==> flow/design.v <==
module axi_gpio #(
    parameter int N_GPIOS = 32,
    parameter int AXI_ADDR_WIDTH = 12,
    parameter int AXI_DATA_WIDTH = 32
)(
   input aclk,
   input aresetn, 
   input  logic [N_GPIOS-1:0] gpio_in_raw ,
   output logic [N_GPIOS-1:0] gpio_out,
   output logic irq,  
   output logic arready,
   input logic [AXI_ADDR_WIDTH-1:0] araddr,
   input logic arvalid,
   output logic [AXI_DATA_WIDTH-1:0] rdata,
   output logic [1:0] rresp,
   output logic rvalid,
   input logic rready,
   input logic wvalid,
   output logic wready,
   input logic [AXI_DATA_WIDTH-1:0] wdata,
   input logic [AXI_DATA_WIDTH/8-1:0] wstrb,
   input logic bready,
   output logic bvalid,
   output logic [1:0] bresp,
   output logic awready,
   input logic [AXI_ADDR_WIDTH-1:0] awaddr,
   input logic awvalid
);
  localparam logic [31:0] VERSION = 32'h0001_0000;
  localparam int WORD_IDX_W = (AXI_ADDR_WIDTH >= 2) ? (AXI_ADDR_WIDTH-2) : 1;
  localparam logic [WORD_IDX_W-1:0] VERSION_WORD = 'h0B;  
  localparam logic [WORD_IDX_W-1:0] SCRATCH_WORD = 'h0C;  
  localparam logic [WORD_IDX_W-1:0] DIR_WORD       = 'h000;  
  localparam logic [WORD_IDX_W-1:0] OUT_WORD       = 'h001;  
  localparam logic [WORD_IDX_W-1:0] OUT_SET_WORD   = 'h002;  
  localparam logic [WORD_IDX_W-1:0] OUT_CLR_WORD   = 'h003;  
  localparam logic [WORD_IDX_W-1:0] IN_WORD        = 'h004;  
  localparam logic [WORD_IDX_W-1:0] IRQ_MASK_WORD  = 'h005;  
  localparam logic [WORD_IDX_W-1:0] IRQ_STATUS_WORD= 'h006;  
  localparam logic [WORD_IDX_W-1:0] IRQ_CLEAR_WORD = 'h007;  
  localparam logic [WORD_IDX_W-1:0] EDGE_EN_WORD   = 'h008;  
  localparam logic [WORD_IDX_W-1:0] EDGE_POL_WORD  = 'h009;  
  localparam logic [WORD_IDX_W-1:0] LVL_POL_WORD   = 'h00A;  
  localparam logic [WORD_IDX_W-1:0] DEBOUNCE_WORD  = 'h00D;  
  logic [AXI_DATA_WIDTH-1:0] scratch_q;  
  logic [N_GPIOS-1:0] dir_q, out_q;
  logic [N_GPIOS-1:0] in_meta, in_sync;  
  logic [N_GPIOS-1:0] clr_mask, clr_mask_next;
  logic [N_GPIOS-1:0] irq_mask_q, irq_status_q, edge_en_q, edge_pol_q, lvl_pol_q;
  logic [7:0]         debounce_cfg_q;             
  logic [N_GPIOS-1:0] in_db_q, in_db_d;          
  logic [AXI_ADDR_WIDTH-1:0] araddr_q;
  logic [AXI_ADDR_WIDTH-1:0] awaddr_q;
  logic [AXI_DATA_WIDTH-1:0] wdata_q;
  logic [AXI_DATA_WIDTH/8-1:0] wstrb_q;
  logic                  ar_hs;  
  assign ar_hs         = arvalid & arready;
  function automatic logic [AXI_DATA_WIDTH-1:0] apply_wstrb(
    input logic [AXI_DATA_WIDTH-1:0] cur,
    input logic [AXI_DATA_WIDTH-1:0] wdata_i,
    input logic [AXI_DATA_WIDTH/8-1:0] wstrb_i
);
logic [AXI_DATA_WIDTH-1:0] mask;
mask = { {8{wstrb_i[3]}}, {8{wstrb_i[2]}}, {8{wstrb_i[1]}}, {8{wstrb_i[0]}} };
apply_wstrb = (cur & ~mask) | (wdata_i & mask);
  endfunction
function automatic [N_GPIOS-1:0] apply_wstrb_to_gpio(
  input [N_GPIOS-1:0]            prev,
  input [AXI_DATA_WIDTH-1:0]     wdata_i,
  input [AXI_DATA_WIDTH/8-1:0]   wstrb_i
);
  logic [AXI_DATA_WIDTH-1:0] prev_ext, nxt_ext;
  prev_ext                 = '0;
  prev_ext[N_GPIOS-1:0]    = prev;
  nxt_ext                  = apply_wstrb(prev_ext, wdata_i, wstrb_i);
  apply_wstrb_to_gpio = nxt_ext[N_GPIOS-1:0];
endfunction
function automatic [N_GPIOS-1:0] w1_mask_gpio(
  input [AXI_DATA_WIDTH-1:0]     wdata_i,
  input [AXI_DATA_WIDTH/8-1:0]   wstrb_i
);
  logic [AXI_DATA_WIDTH-1:0] strobe_mask;
  logic [AXI_DATA_WIDTH-1:0] masked;
  strobe_mask = '0;
  for (int b = 0; b < AXI_DATA_WIDTH/8; b++)
    strobe_mask[8*b +: 8] = {8{wstrb_i[b]}};
    masked = wdata_i & strobe_mask;
  w1_mask_gpio = masked[N_GPIOS-1:0];
endfunction
always_ff @(posedge aclk or negedge aresetn) begin
  if (!aresetn) begin
    in_meta <= '0;
    in_sync <= '0;
  end else begin
    in_meta <= gpio_in_raw;  
    in_sync <= in_meta;      
  end
end
logic [7:0] db_cnt   [0:N_GPIOS-1];  
always_ff @(posedge aclk or negedge aresetn) begin
  if (!aresetn) begin
    for (int i=0;i<N_GPIOS;i++) begin
      db_cnt[i] <= '0;
    end
    in_db_q <= '0;
  end else begin
    if (debounce_cfg_q == 8'd0) begin
      in_db_q <= in_sync;
      for (int i=0;i<N_GPIOS;i++) db_cnt[i] <= '0;
    end else begin
      for (int i=0;i<N_GPIOS;i++) begin
        if (in_sync[i] == in_db_q[i]) begin
          db_cnt[i] <= '0;  
        end else begin
          db_cnt[i] <= db_cnt[i] + 8'd1;
          if (db_cnt[i] >= debounce_cfg_q) begin
            in_db_q[i] <= in_sync[i];  
            db_cnt[i]  <= '0;
          end
        end
      end
    end
  end
end
always_ff @(posedge aclk or negedge aresetn) begin
  if (!aresetn) in_db_d <= '0;
  else          in_db_d <= in_db_q;
end
wire [N_GPIOS-1:0] rise =  in_db_q & ~in_db_d;
wire [N_GPIOS-1:0] fall = ~in_db_q &  in_db_d;
wire [N_GPIOS-1:0] edge_evt  = ((edge_pol_q & rise) | (~edge_pol_q & fall)) & edge_en_q;
wire [N_GPIOS-1:0] level_evt = (in_db_q    ^ ~lvl_pol_q) & ~edge_en_q;
wire [N_GPIOS-1:0] new_events = edge_evt | level_evt;
always_ff @(posedge aclk or negedge aresetn) begin
  if (!aresetn) begin
    irq_status_q <= '0;
  end else begin
    irq_status_q <= (irq_status_q | new_events) & ~clr_mask;
  end
end
assign irq = |(irq_status_q & irq_mask_q);
    logic aw_hs, w_hs;
    assign aw_hs = awvalid && awready;
    assign w_hs = wvalid && wready;
    always_ff @(posedge aclk or negedge aresetn)begin
        if(!aresetn)begin
            awready <= 1'b1;
            bvalid <= 1'b0;
            bresp <= 2'b00;
            wready <= 1'b1;
            awaddr_q <= '0;
            wdata_q <= '0;
            wstrb_q <= '0;
            scratch_q <= '0;
            irq_mask_q     <= '0;
            edge_en_q      <= '0;             
            edge_pol_q     <= {N_GPIOS{1'b1}};   
            lvl_pol_q      <= {N_GPIOS{1'b1}};   
            debounce_cfg_q <= 8'd0;           
            clr_mask_next <= '0;
            dir_q <= '0;
            out_q <= '0;
        end else begin
            if(awready && awvalid)begin 
                awready <= 1'b0;     
                awaddr_q <= awaddr;  
            end
            if(wready && wvalid) begin
                wready <= 1'b0;
                wdata_q <= wdata;
                wstrb_q <= wstrb;
            end
            clr_mask_next <= '0;
            if (!bvalid && !awready && !wready)begin  
                unique case (awaddr_q[AXI_ADDR_WIDTH-1:2])
                    DIR_WORD: dir_q <= apply_wstrb_to_gpio(dir_q,wdata_q,wstrb_q);
                    OUT_WORD: out_q <= apply_wstrb_to_gpio(out_q,wdata_q,wstrb_q);
                    OUT_SET_WORD: begin  
                        out_q <= out_q | w1_mask_gpio(wdata_q, wstrb_q);
                    end
                    OUT_CLR_WORD: begin  
                        out_q <= out_q & ~w1_mask_gpio(wdata_q, wstrb_q);
                    end
                    SCRATCH_WORD: scratch_q <= apply_wstrb(scratch_q, wdata_q, wstrb_q);
                    IRQ_MASK_WORD:  irq_mask_q  <= apply_wstrb_to_gpio(irq_mask_q,  wdata_q, wstrb_q);
                    EDGE_EN_WORD:   edge_en_q   <= apply_wstrb_to_gpio(edge_en_q,   wdata_q, wstrb_q);
                    EDGE_POL_WORD:  edge_pol_q  <= apply_wstrb_to_gpio(edge_pol_q,  wdata_q, wstrb_q);
                    LVL_POL_WORD:   lvl_pol_q   <= apply_wstrb_to_gpio(lvl_pol_q,   wdata_q, wstrb_q);
                    IRQ_CLEAR_WORD: begin
                      clr_mask_next <= w1_mask_gpio(wdata_q, wstrb_q);
                    end
                     DEBOUNCE_WORD: begin
                        if (wstrb_q[0]) debounce_cfg_q <= wdata_q[7:0];
                      end
                    default: ;
                endcase       
                bvalid <= 1'b1;
                bresp <= 2'b00;  
        end
            if(bvalid && bready)begin
                bvalid <= 1'b0;
                awready <= 1'b1;
                wready <= 1'b1;
        end
        end
    end
always_ff @(posedge aclk or negedge aresetn) begin
  if (!aresetn) clr_mask <= '0;
  else          clr_mask <= clr_mask_next;
end
  always_ff @(posedge aclk or negedge aresetn)begin
    if(!aresetn) begin
        arready <= 1'b1;
        rvalid <= 1'b0;
        rdata <= '0;
        rresp <= 2'b00;  
    end
    else begin
        if(arready && arvalid) begin
            araddr_q <= araddr;
            arready <= 1'b0;
            rvalid <= 1'b1;
            unique case (araddr[AXI_ADDR_WIDTH-1:2])
                DIR_WORD:      rdata <= {{(AXI_DATA_WIDTH-N_GPIOS){1'b0}}, dir_q};  
                OUT_WORD:      rdata <= {{(AXI_DATA_WIDTH-N_GPIOS){1'b0}}, out_q};
                OUT_SET_WORD:  rdata <= {{(AXI_DATA_WIDTH-N_GPIOS){1'b0}}, out_q};  
                OUT_CLR_WORD:  rdata <= {{(AXI_DATA_WIDTH-N_GPIOS){1'b0}}, out_q};  
                IN_WORD:         rdata <= {{(AXI_DATA_WIDTH-N_GPIOS){1'b0}}, in_db_q};  
                IRQ_MASK_WORD:   rdata <= {{(AXI_DATA_WIDTH-N_GPIOS){1'b0}}, irq_mask_q};
                IRQ_STATUS_WORD: rdata <= {{(AXI_DATA_WIDTH-N_GPIOS){1'b0}}, irq_status_q};
                EDGE_EN_WORD:    rdata <= {{(AXI_DATA_WIDTH-N_GPIOS){1'b0}}, edge_en_q};
                EDGE_POL_WORD:   rdata <= {{(AXI_DATA_WIDTH-N_GPIOS){1'b0}}, edge_pol_q};
                LVL_POL_WORD:    rdata <= {{(AXI_DATA_WIDTH-N_GPIOS){1'b0}}, lvl_pol_q};
                DEBOUNCE_WORD:   rdata <= {{(AXI_DATA_WIDTH-8){1'b0}}, debounce_cfg_q};
                VERSION_WORD: rdata <= VERSION;  
                SCRATCH_WORD: rdata <= scratch_q;
                default: rdata <='0;
            endcase
            rresp <= 2'b00;
        end
        if(rvalid && rready)begin
            rvalid <= 1'b0;
            arready <= 1'b1;
        end
        end
    end
    assign gpio_out = out_q & dir_q;
endmodule
# From RTL to reports: axi_gpio
# Each step is given for the RTL above and for the edited RTL.
# "before" refers to lines of the RTL above, "after" to lines of the edited file.
# "change" is "after" less "before", of the values as shown; "change_rel_pct" is that difference over "before", in percent.
# Operators carry their Yosys type and port widths (W data, S select, Z words).
# Not given: --
# setup
design	axi_gpio
clock_port	aclk
cell_library	sky130hd
corner	tt_025C_1v80

# Diff
# The edit as a unified diff against the file above.
# A script made this edit. It changes what the design does and was not meant as an optimisation.
# begin of diff
@@ -1,4 +1,4 @@
 module axi_gpio #(
-    parameter int N_GPIOS = 32,
+    parameter int N_GPIOS = 16,
     parameter int AXI_ADDR_WIDTH = 12,
     parameter int AXI_DATA_WIDTH = 32
# end of diff

# After elaboration
# Source: Yosys, flattened and elaborated. Widths are those after wreduce. Registers that Yosys merges into a memory's read port (data or address) are not register bits. Print and check cells do not count. Equal cells are merged and count once.
# op_classes
element	before	after	change	change_rel_pct
n_addsub	32	16	-16	-50.00
multipliers	0	0	0	--
div	0	0	0	--
cmp	32	16	-16	-50.00
equal	86	54	-32	-37.21
n_shift	0	0	0	--
mux	206	110	-96	-46.60
n_logic	38	38	0	0.00
reduce_logical	92	60	-32	-34.78
# ops
operator	before	after	change	change_rel_pct
$mux W1	106	58	-48	-45.28
$mux W8	96	48	-48	-50.00
$reduce_and A2 Y1	39	23	-16	-41.03
$reduce_bool A2 Y1	36	20	-16	-44.44
$add A8 B1 Y8 const B	32	16	-16	-50.00
$eq A1 B1 Y1	32	16	-16	-50.00
$ge A8 B8 Y1	32	16	-16	-50.00
$ne A2 B2 Y1 const B	32	16	-16	-50.00
$and A32 B32 Y32	18	2	-16	-88.89
$and A16 B16 Y16	0	16	16	--
$or A32 B32 Y32	11	1	-10	-90.91
$or A16 B16 Y16	0	10	10	--
$not A32 Y32	8	1	-7	-87.50
$not A16 Y16	0	7	7	--
$mux W32	2	0	-2	-100.00
$mux W16	0	2	2	--
$pmux W32 S3	1	0	-1	-100.00
$reduce_or A32 Y1	1	0	-1	-100.00
$xor A32 B32 Y32	1	0	-1	-100.00
$pmux W16 S3	0	1	1	--
$reduce_or A16 Y1	0	1	1	--
$xor A16 B16 Y16	0	1	1	--
# Unchanged operator kinds not shown: 12.
# bits
element	before	after	change	change_rel_pct
register_bits	797	461	-336	-42.16
latch_bits	0	0	0	--
mem_bits_rw	0	0	0	--
mem_bits_ro	0	0	0	--
clocked_rd_ports_x_width	0	0	0	--
memories	0	0	0	--
in_bits	99	83	-16	-16.16
output_inout_bits	74	58	-16	-21.62
wordCells	573	349	-224	-39.09

# Depth
# Yosys ltp: most cells in a row. Word level: on the elaborated netlist, between registers, memories and ports. Mapped: between sequential cells and ports; inverters and the memories' decode and read muxes count.
# logic_depth
element	before	after	change	change_rel_pct
word_depth	8	8	0	0.00
ABC_AREA	0	0	--	--
depth_mapped	8	8	0	0.00
ltp_nobuf	7	7	0	0.00

# Netlist
# Source: synth_stat.txt of the flow (Yosys; design flattened, memories mapped). It holds for the ABC_AREA given above (unset counts as 0); a run with the other value may have another netlist.
# mapped
element	before	after	change	change_rel_pct
cells	3537	1976	-1561	-44.13
area_mm2	0.0393577	0.021921	-0.0174367	-44.30
seq_area_mm2	0.0199779	0.0115298	-0.0084481	-42.29
flip_flops	795	459	-336	-42.26
buf_cells	115	46	-69	-60.00
# by_type
type	before	after	change	change_rel_pct
sky130_fd_sc_hd__dfrtp_1	728	424	-304	-41.76
sky130_fd_sc_hd__mux2_2	277	93	-184	-66.43
sky130_fd_sc_hd__nor2_1	384	212	-172	-44.79
sky130_fd_sc_hd__ha_1	288	144	-144	-50.00
sky130_fd_sc_hd__xor2_1	191	97	-94	-49.21
sky130_fd_sc_hd__nand3_1	160	74	-86	-53.75
sky130_fd_sc_hd__a21oi_1	102	25	-77	-75.49
sky130_fd_sc_hd__and3_1	131	55	-76	-58.02
sky130_fd_sc_hd__inv_1	101	62	-39	-38.61
sky130_fd_sc_hd__nand4_1	74	35	-39	-52.70
sky130_fd_sc_hd__dfstp_2	67	35	-32	-47.76
sky130_fd_sc_hd__clkbuf_1	56	24	-32	-57.14
sky130_fd_sc_hd__xnor2_1	59	30	-29	-49.15
sky130_fd_sc_hd__and2_1	45	19	-26	-57.78
sky130_fd_sc_hd__buf_1	26	0	-26	-100.00
sky130_fd_sc_hd__mux2i_1	63	39	-24	-38.10
sky130_fd_sc_hd__a22oi_1	42	20	-22	-52.38
sky130_fd_sc_hd__a2111oi_0	33	16	-17	-51.52
# Unchanged cell types not shown: 8.
# Not every row of either side is listed.

# Path before layout
# Source: OpenSTA report_checks on the synthesized netlist (no wires, ideal clock, input and output delay 20% of the period each), path of least setup slack; recovery checks are left aside. Register names are those of the netlist, which keeps one name where synthesis merged equal registers.
# synth_timing
element	before	after	change	change_rel_pct
kind	input -> register	input -> register	--	--
from	in araddr[7]	in araddr[2]	--	--
to	reg rdata[19]	reg rdata[13]	--	--
tclk_ps	5000	5000	0	0.00
in_delay_ps	1000	1000	0	0.00
setup_ps	82	131	49	--
t_first_pin_ps	1000	1000	0	0.00
arrival_time_ps	2507	2257	-250	-9.97
required_ps	4918	4869	-49	-1.00
slack_ps	2411	2612	201	--
path_delay_ps	1589	1388	-201	-12.65
driving_pins	6	7	1	16.67
path_buffers	1	3	2	200.00
synth_period_reached_ps	2589	2388	-201	-7.76
# "path_delay_ps" is the arrival time less input delay plus setup time.
# "driving_pins" counts driving pins, that of a launching flip-flop among them; a cell with two outputs on the path counts twice.
# "synth_period_reached_ps" is the clock period less the worst setup slack; recovery checks do not enter. This is arithmetic on one report: input and output delays are still those of the set period (20% each).
# Between the ends stands the longest chain of elaborated cells between them, by number of cells; it is not shown to be the way that was timed. Of several equally long chains one is given.
# A line is the first line of the expression or statement that the cell stems from. Yosys adds cells for indexed reads and writes and turns some case tables into memories.
# At most two assigning lines are given for a register; there are more.
# synth_between_before
cell_sequence	sky130_fd_sc_hd__or4_4 > sky130_fd_sc_hd__or3_4 > sky130_fd_sc_hd__nor3_4 > sky130_fd_sc_hd__buf_6 > sky130_fd_sc_hd__a21oi_1 > sky130_fd_sc_hd__a31oi_1
elab_chain_len	3
cone_cells	15
lines_between	1
cone_classes	12 x eq/ne; 1 x mux; 2 x reduce/logical
# synth_rtl_before
element	line	source
start: declaration	12	input logic [AXI_ADDR_WIDTH-1:0] araddr,
$eq A10 B2 Y1	223	unique case (araddr[AXI_ADDR_WIDTH-1:2])
$reduce_or A3 Y1	--
$pmux W32 S11	223
end: assignment	224	DIR_WORD:      rdata <= {{(AXI_DATA_WIDTH-N_GPIOS){1'b0}}, dir_q};
end: assignment	225	OUT_WORD:      rdata <= {{(AXI_DATA_WIDTH-N_GPIOS){1'b0}}, out_q};
end: declaration	14	output logic [AXI_DATA_WIDTH-1:0] rdata,
# synth_between_after
cell_sequence	sky130_fd_sc_hd__buf_2 > sky130_fd_sc_hd__buf_2 > sky130_fd_sc_hd__buf_2 > sky130_fd_sc_hd__mux2i_1 > sky130_fd_sc_hd__nor2_1 > sky130_fd_sc_hd__a2111oi_0 > sky130_fd_sc_hd__o21ai_1
elab_chain_len	3
cone_cells	15
lines_between	1
cone_classes	12 x eq/ne; 1 x mux; 2 x reduce/logical
# synth_rtl_after
element	line	source
start: declaration	12	input logic [AXI_ADDR_WIDTH-1:0] araddr,
$eq A10 B2 Y1	223	unique case (araddr[AXI_ADDR_WIDTH-1:2])
$reduce_or A3 Y1	--
$pmux W32 S11	223
end: assignment	224	DIR_WORD:      rdata <= {{(AXI_DATA_WIDTH-N_GPIOS){1'b0}}, dir_q};
end: assignment	225	OUT_WORD:      rdata <= {{(AXI_DATA_WIDTH-N_GPIOS){1'b0}}, out_q};
end: declaration	14	output logic [AXI_DATA_WIDTH-1:0] rdata,

# Path in the finished layout
# From the final timing report of the runs of set A: the path of least setup slack in the routed layout; clock arrival at registers is part of the times.
# The path's times are printed in steps of 10 ps; the period is the one set.
# layout_timing
element	before	after	change	change_rel_pct
kind	register -> output	register -> output	--	--
from	reg irq_status_q[9]	reg irq_status_q[13]	--	--
to	out irq	out irq	--	--
tclk_ps	5000	5000	0	0.00
out_delay_ps	1000	1000	0	0.00
t_first_pin_ps	650	580	-70	-10.77
arrival_time_ps	2830	2380	-450	-15.90
required_ps	4000	4000	0	0.00
slack_ps	1170	1620	450	--
driving_pins	5	5	0	0.00
path_buffers	1	1	0	0.00
# Between the ends stands the longest chain of elaborated cells between them, by number of cells; it is not shown to be the way that was timed. Of several equally long chains one is given.
# layout_between_before
cell_sequence	sky130_fd_sc_hd__dfrtp_1 > sky130_fd_sc_hd__a22oi_1 > sky130_fd_sc_hd__nand4_1 > sky130_fd_sc_hd__or4_1 > sky130_fd_sc_hd__clkdlybuf4s50_1
elab_chain_len	2
cone_cells	2
lines_between	1
cone_classes	1 x logic; 1 x reduce/logical
# layout_rtl_before
element	line	source
start: declaration	49	logic [N_GPIOS-1:0] irq_mask_q, irq_status_q, edge_en_q, edge_pol_q, lvl_pol_q;
start: assignment	136	irq_status_q <= '0;
start: assignment	138	irq_status_q <= (irq_status_q | new_events) & ~clr_mask;
$and A32 B32 Y32	141	assign irq = |(irq_status_q & irq_mask_q);
$reduce_or A32 Y1	141
end: declaration	10	output logic irq,
# layout_between_after
cell_sequence	sky130_fd_sc_hd__dfrtp_1 > sky130_fd_sc_hd__a22o_1 > sky130_fd_sc_hd__a221oi_1 > sky130_fd_sc_hd__nand4_1 > sky130_fd_sc_hd__clkdlybuf4s50_1
elab_chain_len	2
cone_cells	2
lines_between	1
cone_classes	1 x logic; 1 x reduce/logical
# layout_rtl_after
element	line	source
start: declaration	49	logic [N_GPIOS-1:0] irq_mask_q, irq_status_q, edge_en_q, edge_pol_q, lvl_pol_q;
start: assignment	136	irq_status_q <= '0;
start: assignment	138	irq_status_q <= (irq_status_q | new_events) & ~clr_mask;
$and A16 B16 Y16	141	assign irq = |(irq_status_q & irq_mask_q);
$reduce_or A16 Y1	141
end: declaration	10	output logic irq,

# Flow runs
# Runs of the flow (Yosys, OpenROAD) on both versions; the two runs of a pair have the same settings. The constraints put input and output delay at 20% of the set period each and load the outputs with 0.01 pF.
# flow_settings_set_A
CORE_UTILIZATION	40
period_ns	5.0
CAP_MARGIN	20
CORE_MARGIN	2
SLEW_MARGIN	20
# results_set_A
element	before	after	change	change_rel_pct
synthArea_mm2	0.0393577	0.021921	-0.0174367	-44.30
dieArea_mm2	0.100921	0.0566916	-0.0442294	-43.83
post_route_util_frac	0.466	0.481	0.015	--
setup_ws_ps	1175	1617	442	--
total_negative_slack_ps	0	0	0	--
worst_hold_slack_ps	344	339	-5	--
period_less_ws_ps	3825	3383	-442	-11.56
# flow_settings_set_B
ABC_AREA	0
CAP_MARGIN	15
CORE_MARGIN	3
CORE_UTILIZATION	48
GPL_ROUTABILITY_DRIVEN	0
HOLD_SLACK_MARGIN	0.15
PLACE_DENSITY	0.91
SETUP_SLACK_MARGIN	0.19
period_ns	3.52
SLEW_MARGIN	20
# results_set_B
element	before	after	change	change_rel_pct
synthArea_mm2	0.0393577	0.021921	-0.0174367	-44.30
dieArea_mm2	0.0854685	0.0482681	-0.0372004	-43.53
post_route_util_frac	0.564	0.573	0.009	--
setup_ws_ps	222	577	355	--
total_negative_slack_ps	0	0	0	--
period_less_ws_ps	3298	2943	-355	-10.76
# By "period_less_ws_ps" is meant the clock period of the run minus its worst setup slack. This is arithmetic on one report: input and output delays are still those of the set period (20% each).
